==> flow/design.v <==
module apb_fifo (
    input  wire                   clk,         
    input  wire                   rst,         
    input  wire                   psel,        
    input  wire [3:0]            paddr,       
    input  wire [31:0]            pwdata,      
    input  wire                   penable,     
    input  wire                   pwrite,      
    output reg  [31:0]            prdata,      
    output reg                    pready       
);
parameter DEPTH = 16;   
parameter idle = 0, check_op = 1, write_data = 2, read_data =3,send_ready = 4;
reg [2:0] state;
reg [3:0] addr ;
 reg [31:0] wdata,rdata;
  reg [31:0] mem [0:15];
reg [3:0] wr_ptr;    
reg [3:0] rd_ptr;    
reg [4:0] count;     
reg [1:0] cwait;
always @(posedge clk or negedge rst) begin
    if (rst == 0) begin
        for(int i = 0; i<16;i++)
        begin
        mem[i] <= 0;
        end
        wr_ptr <= 0;
        rd_ptr <= 0;
        count <= 0;
        pready <= 0;
        state   <= idle;
        pready <= 0;
        prdata <= 0;
        addr   <= 0;
        wdata  <= 0;
        rdata  <= 0;
        cwait  <= 0;
    end else begin
        case(state)
        idle:
        begin
            wr_ptr <= 0;
            rd_ptr <= 0;
            count <= 0;
            pready <= 0;
            prdata <= 0;
            addr   <= 0;
            wdata  <= 0;
            rdata  <= 0;
            cwait  <= 0;
            state <= check_op;
        end
        check_op:
        begin
         if (penable && psel && pwrite && count != 15)
         begin 
            state   <= write_data;
            addr    <= paddr;
            wdata   <= pwdata;
         end
         else if (penable && psel && !pwrite && count != 0)
         begin
            state  <= read_data;
            addr   <= paddr;
         end
         else 
            state  <= check_op;
        end
        write_data:
        begin
            mem[addr] <= wdata;
            if(cwait < 2)
            begin
              state <= write_data;
              cwait <= cwait + 1;
            end
            else
            begin
               cwait <= 0;
               pready <= 1'b1;
               state <= send_ready;
               wr_ptr <= wr_ptr + 1;
               count  <= count  + 1;
            end
        end
        read_data : begin
            rdata <= mem[addr];
            if(cwait < 2)
            begin
              state <= read_data;
              cwait <= cwait + 1;
            end
            else
            begin
               cwait <= 0;
               state <= send_ready;
               pready <= 1'b1;
               prdata <= rdata;
               rd_ptr <= rd_ptr + 1;
               count  <= count  - 1;
            end
        end
        send_ready: begin
           state  <= check_op;
           pready <= 1'b0;    
         end
     endcase
     end
   end  
endmodule
Tool chain data of apb_fifo --
What the tools print for apb_fifo, step after step. Line numbers count from 1 in the design file above. Operators: Yosys type, input widths -> output width; for muxes data width and select width s. Cell names lack the library's common part. Not given: n/a
Set-up: design top apb_fifo, clock port clk, library sky130hd, timing corner tt_025C_1v80

Elaborated design --
Counts by Yosys on the flattened word-level netlist (proc, flatten, opt, wreduce). Print and check cells are left out. Cells with the same type and inputs are merged into one.
Storage and ports: register bits after elaboration 623, input port bits 41, output and inout port bits 33, elaborated cells 111
Cells by class: add/subtract/negate cells 3, order comparisons 1, equal/unequal tests 25, muxes and demuxes 21, reduce/logical cells 37
Operator list (number):
- $pmux 32 s16 | 1
- $pmux 32 s2 | 3
- $mux 32 | 2
- $reduce_and 2->1 | 20
- $eq 4x4->1 const B | 8
- $eq 4x3->1 const B | 4
- $pmux 5 s3 | 1
- $pmux 3 s4 | 1
- $mux 5 | 2
- $ne 2x2->1 const B | 4
- $eq 4x2->1 const B | 2
- $pmux 4 s2 | 1
- $mux 4 | 2
- $eq 3x2->1 const B | 2
- $reduce_bool 3->1 | 2
- $mux 3 | 2
- $mux 2 | 3
- $logic_and 1x1->1 | 5
- $add 5x1->5 const B | 1
- $sub 5x1->5 const B | 1
- $ne 5x4->1 const B | 1
- $reduce_bool 5->1 | 1
- $reduce_bool 2->1 | 2
- $reduce_or 2->1 | 2
- $eq 4x1->1 const B | 1
- $logic_not 4->1 | 1
- $reduce_bool 4->1 | 1
- $pmux 2 s2 | 1
Not listed: further kinds 10, cells in them 10.

Longest topological paths --
Longest topological path by Yosys (ltp), each cell counted once; first at word level (registers and memories cut), then after technology mapping (sequential cells cut; the memories' decode and read muxes count).
Depth: depth after elaboration 6, ABC_AREA 0, gate-level depth with buffers 9, gate-level depth less buffers 7

After synthesis --
Source: synth_stat.txt of the flow (Yosys; design flattened, memories mapped). It holds for the ABC_AREA given above (unset counts as 0); a run with the other value may have another netlist. The area totals of this step are shown rounded.
Cell types:
- dfrtp_1 | number 624, total area 1.56E+04 um^2
- mux2_2 | number 449, total area 5.06E+03 um^2
- a22oi_1 | number 130, total area 975.936 um^2
- mux2i_1 | number 70, total area 700.672 um^2
- a22o_1 | number 65, total area 569.296 um^2
- mux2_1 | number 44, total area 495.475 um^2
- mux2_4 | number 30, total area 450.432 um^2
- buf_2 | number 70, total area 350.336 um^2
- o211ai_1 | number 46, total area 345.331 um^2
- nor2_1 | number 87, total area 326.563 um^2
- a221oi_2 | number 19, total area 285.274 um^2
- o21ai_0 | number 57, total area 285.274 um^2
- a21oi_1 | number 56, total area 280.269 um^2
- clkbuf_1 | number 74, total area 277.766 um^2
- nand2_1 | number 59, total area 221.462 um^2
- a2bb2oi_1 | number 24, total area 210.202 um^2
- o22a_1 | number 23, total area 201.443 um^2
- buf_4 | number 26, total area 195.187 um^2
Other cell types: 45; their cells: 133.
Mapped netlist: standard cells after synthesis 2086, synthesis area 0.0278 mm^2, sequential area 0.0156 mm^2, mapped flip-flops 625, buffers 184

Path before layout --
Path of least setup slack by OpenSTA after synthesis, without wires, with an ideal clock, recovery checks aside; 20% of the period is set as input and as output delay. Where synthesis merged equal registers, the netlist keeps one of their names.
Timing post-synthesis: kind input -> register, start input penable, end register wdata[10], clock period 5000 ps, external input delay 1000 ps, library setup time 121 ps, time at the first pin 1000 ps, arrival 2024 ps, data required time 4879 ps, slack 2855 ps, path delay 1145 ps, stages on the path 7, buffers on the path 3, synthesis period reached 2145 ps
"path delay" = arrival - input delay + setup time. "stages on the path" counts driving pins, that of a launching flip-flop among them; a cell with two outputs on the path counts twice. "synthesis period reached" = period - worst setup slack (recovery checks aside). The figure is calculated, with input and output delays left at 20% of the set period. The rows between start and end are the longest chain of elaborated cells between them; the timing report does not say that the signal goes this way. Where chains are equally long, one stands for them. Each line given opens the expression or statement behind the cell; cells for indexed reads and writes are added by Yosys, which also makes memories of some case tables. A register here has more assigning lines than the two given.
On the way, post-synthesis: cells stage by stage and3_1 o211a_1 clkbuf_1 nor2b_1 clkbuf_1 buf_2 a22o_1, length of the longest elaborated chain 5, elaborated cells on any way between the ends 7, classes of those cells 1 x eq/ne; 2 x mux; 4 x reduce/logical
Ends and longest elaborated chain, post-synthesis:
- start, declared | line 7 | input  wire                   penable,
- $logic_and 1x1->1 x3 | line 56 | if (penable && psel && pwrite && count != 15)
- $mux 32 | line 56
- $pmux 32 s2 | line 40 | case(state)
- end, assigned | line 36 | wdata  <= 0;
- end, assigned | line 60 | wdata   <= pwdata;
- end, declared | line 16 | reg [31:0] wdata,rdata;

Path in the finished layout --
Path of least setup slack in the final report of record 1 (OpenROAD, finished layout, wires in). Where an end is a register, its clock arrival counts in the times. The path's times are printed in steps of 10 ps; the period is the one set.
Timing post-layout: kind register -> register, start register addr[1], end register mem[12][13], clock period 4030 ps, library setup time 120 ps, time at the first pin 610 ps, arrival 3600 ps, data required time 4520 ps, slack 920 ps, stages on the path 5, buffers on the path 1
The rows between start and end are the longest chain of elaborated cells between them; the timing report does not say that the signal goes this way. Where chains are equally long, one stands for them. A register here has more assigning lines than the two given.
On the way, post-layout: cells stage by stage dfrtp_4 nor2_1 nand3_2 buf_12 mux2_1, length of the longest elaborated chain 2, elaborated cells on any way between the ends 2, classes of those cells 1 x eq/ne; 1 x reduce/logical
Ends and longest elaborated chain, post-layout:
- start, declared | line 15 | reg [3:0] addr ;
- start, assigned | line 59 | addr    <= paddr;
- start, assigned | line 65 | addr   <= paddr;
- $eq 4x4->1 | line 72 | mem[addr] <= wdata;
- $reduce_and 2->1
- end, assigned | line 26 | mem[i] <= 0;
- end, assigned | line 72
- end, declared | line 17 | reg [31:0] mem [0:15];

Memo
Re: implementation data of apb_fifo

Record of 4 stored runs of the RTL-to-layout flow on apb_fifo, platform sky130hd. The runs are unordered. Constraints: input delay and output delay 20% of the set period each, output load 0.01 pF.
"reached clock period" means the clock period less the worst setup slack. The figure is calculated, with input and output delays left at 20% of the set period.
By "time on the worst setup path" is meant the share of the clock period that the worst setup path is allowed (20% is reserved at inputs, 20% at outputs), minus its slack. Clock arrival times at its registers enter into it.
"total power after layout" rests on the timing tool's default activity at the inputs, not on a simulated workload.
"time on the worst setup path" is known to 10 ps.
The results are shown rounded.

[record 1] flow files
==> flow/run.sh <==
#!/bin/bash
# the make line also repeats the synthesis and layout settings of config.mk as NAME=value (left out here)
make -C /OpenROAD-flow-scripts/flow DESIGN_CONFIG=/design/flow/config.mk WORK_HOME=/design/flow/orfs CLKGATE_MAP_FILE= finish
==> flow/config.mk <==
export PLATFORM = sky130hd
export DESIGN_NAME = apb_fifo
export DESIGN_NICKNAME = apb_fifo
export VERILOG_FILES = /design/flow/design.v
export SDC_FILE = /design/flow/constraint.sdc
export NUM_CORES = 4
export LEC_CHECK = 0
export CAP_MARGIN = 20
export CORE_MARGIN = 2
export CORE_UTILIZATION = 40
export SLEW_MARGIN = 20
==> flow/constraint.sdc <==
create_clock -name core_clock -period 4.03 [get_ports {clk}]
set_input_delay 0.8060 -clock core_clock [delete_from_list [all_inputs] [get_ports {clk}]]
set_output_delay 0.8060 -clock core_clock [all_outputs]
set_load 0.01 [all_outputs]

[record 1] result: standard-cell area after layout 0.0319 mm^2; full die area 0.0717 mm^2; setup total negative slack 0 ps; time on the worst setup path 3110 ps; worst setup path type register -> register; reached clock period 3111 ps; total power after layout 24.6 mW; netlist area reported by Yosys 0.0278 mm^2; worst setup slack after layout 919 ps

[record 2] flow files
==> flow/run.sh <==
#!/bin/bash
# the make line also repeats the synthesis and layout settings of config.mk as NAME=value (left out here)
make -C /OpenROAD-flow-scripts/flow DESIGN_CONFIG=/design/flow/config.mk WORK_HOME=/design/flow/orfs CLKGATE_MAP_FILE= finish
==> flow/config.mk <==
export PLATFORM = sky130hd
export DESIGN_NAME = apb_fifo
export DESIGN_NICKNAME = apb_fifo
export VERILOG_FILES = /design/flow/design.v
export SDC_FILE = /design/flow/constraint.sdc
export NUM_CORES = 4
export LEC_CHECK = 0
export CAP_MARGIN = 20
export CORE_MARGIN = 2
export CORE_UTILIZATION = 40
export SETUP_SLACK_MARGIN = 0.46
export SLEW_MARGIN = 20
==> flow/constraint.sdc <==
create_clock -name core_clock -period 3.4 [get_ports {clk}]
set_input_delay 0.6800 -clock core_clock [delete_from_list [all_inputs] [get_ports {clk}]]
set_output_delay 0.6800 -clock core_clock [all_outputs]
set_load 0.01 [all_outputs]

[record 2] result: netlist area reported by Yosys 0.0278 mm^2; time on the worst setup path 2780 ps; worst setup path type register -> register; total power after layout 29.1 mW; full die area 0.0717 mm^2; standard-cell area after layout 0.032 mm^2; setup total negative slack 0 ps; reached clock period 2779 ps; worst setup slack after layout 621 ps

[record 3] flow files
==> flow/run.sh <==
#!/bin/bash
# the make line also repeats the synthesis and layout settings of config.mk as NAME=value (left out here)
make -C /OpenROAD-flow-scripts/flow DESIGN_CONFIG=/design/flow/config.mk WORK_HOME=/design/flow/orfs CLKGATE_MAP_FILE= finish
==> flow/config.mk <==
export PLATFORM = sky130hd
export DESIGN_NAME = apb_fifo
export DESIGN_NICKNAME = apb_fifo
export VERILOG_FILES = /design/flow/design.v
export SDC_FILE = /design/flow/constraint.sdc
export NUM_CORES = 4
export LEC_CHECK = 0
export CAP_MARGIN = 25
export CELL_PAD_IN_SITES_DETAIL_PLACEMENT = 0
export CELL_PAD_IN_SITES_GLOBAL_PLACEMENT = 1
export CORE_MARGIN = 9
export CORE_UTILIZATION = 52
export GPL_ROUTABILITY_DRIVEN = 0
export GPL_TIMING_DRIVEN = 0
export MAX_ROUTING_LAYER = met5
export PLACE_DENSITY_LB_ADDON = 0.11
export SETUP_SLACK_MARGIN = -0.23
export SLEW_MARGIN = 20
export TNS_END_PERCENT = 85
==> flow/constraint.sdc <==
create_clock -name core_clock -period 5.42 [get_ports {clk}]
set_input_delay 1.0840 -clock core_clock [delete_from_list [all_inputs] [get_ports {clk}]]
set_output_delay 1.0840 -clock core_clock [all_outputs]
set_load 0.01 [all_outputs]

[record 3] result: standard-cell area after layout 0.0319 mm^2; setup total negative slack 0 ps; worst setup slack after layout 2260 ps; full die area 0.0621 mm^2; reached clock period 3160 ps; time on the worst setup path 2080 ps; worst setup path type input -> register; netlist area reported by Yosys 0.0278 mm^2; total power after layout 18.6 mW

[record 4] flow files
==> flow/run.sh <==
#!/bin/bash
# the make line also repeats the synthesis and layout settings of config.mk as NAME=value (left out here)
make -C /OpenROAD-flow-scripts/flow DESIGN_CONFIG=/design/flow/config.mk WORK_HOME=/design/flow/orfs CLKGATE_MAP_FILE= finish
==> flow/config.mk <==
export PLATFORM = sky130hd
export DESIGN_NAME = apb_fifo
export DESIGN_NICKNAME = apb_fifo
export VERILOG_FILES = /design/flow/design.v
export SDC_FILE = /design/flow/constraint.sdc
export NUM_CORES = 4
export LEC_CHECK = 0
export ABC_AREA = 0
export CAP_MARGIN = 20
export CELL_PAD_IN_SITES_DETAIL_PLACEMENT = 1
export CELL_PAD_IN_SITES_GLOBAL_PLACEMENT = 2
export CORE_ASPECT_RATIO = 1.85
export CORE_MARGIN = 2
export CORE_UTILIZATION = 40
export CTS_CLUSTER_SIZE = 51
export HOLD_SLACK_MARGIN = 0.02
export MIN_ROUTING_LAYER = met1
export PLACE_DENSITY_LB_ADDON = 0.26
export SETUP_SLACK_MARGIN = 1.29
export SLEW_MARGIN = 20
export TNS_END_PERCENT = 25
==> flow/constraint.sdc <==
create_clock -name core_clock -period 5.0 [get_ports {clk}]
set_input_delay 1.0000 -clock core_clock [delete_from_list [all_inputs] [get_ports {clk}]]
set_output_delay 1.0000 -clock core_clock [all_outputs]
set_load 0.01 [all_outputs]

[record 4] result: full die area 0.0718 mm^2; setup total negative slack 0 ps; netlist area reported by Yosys 0.0278 mm^2; worst setup slack after layout 1780 ps; total power after layout 19.2 mW; standard-cell area after layout 0.0313 mm^2; reached clock period 3221 ps; time on the worst setup path 3220 ps; worst setup path type register -> register
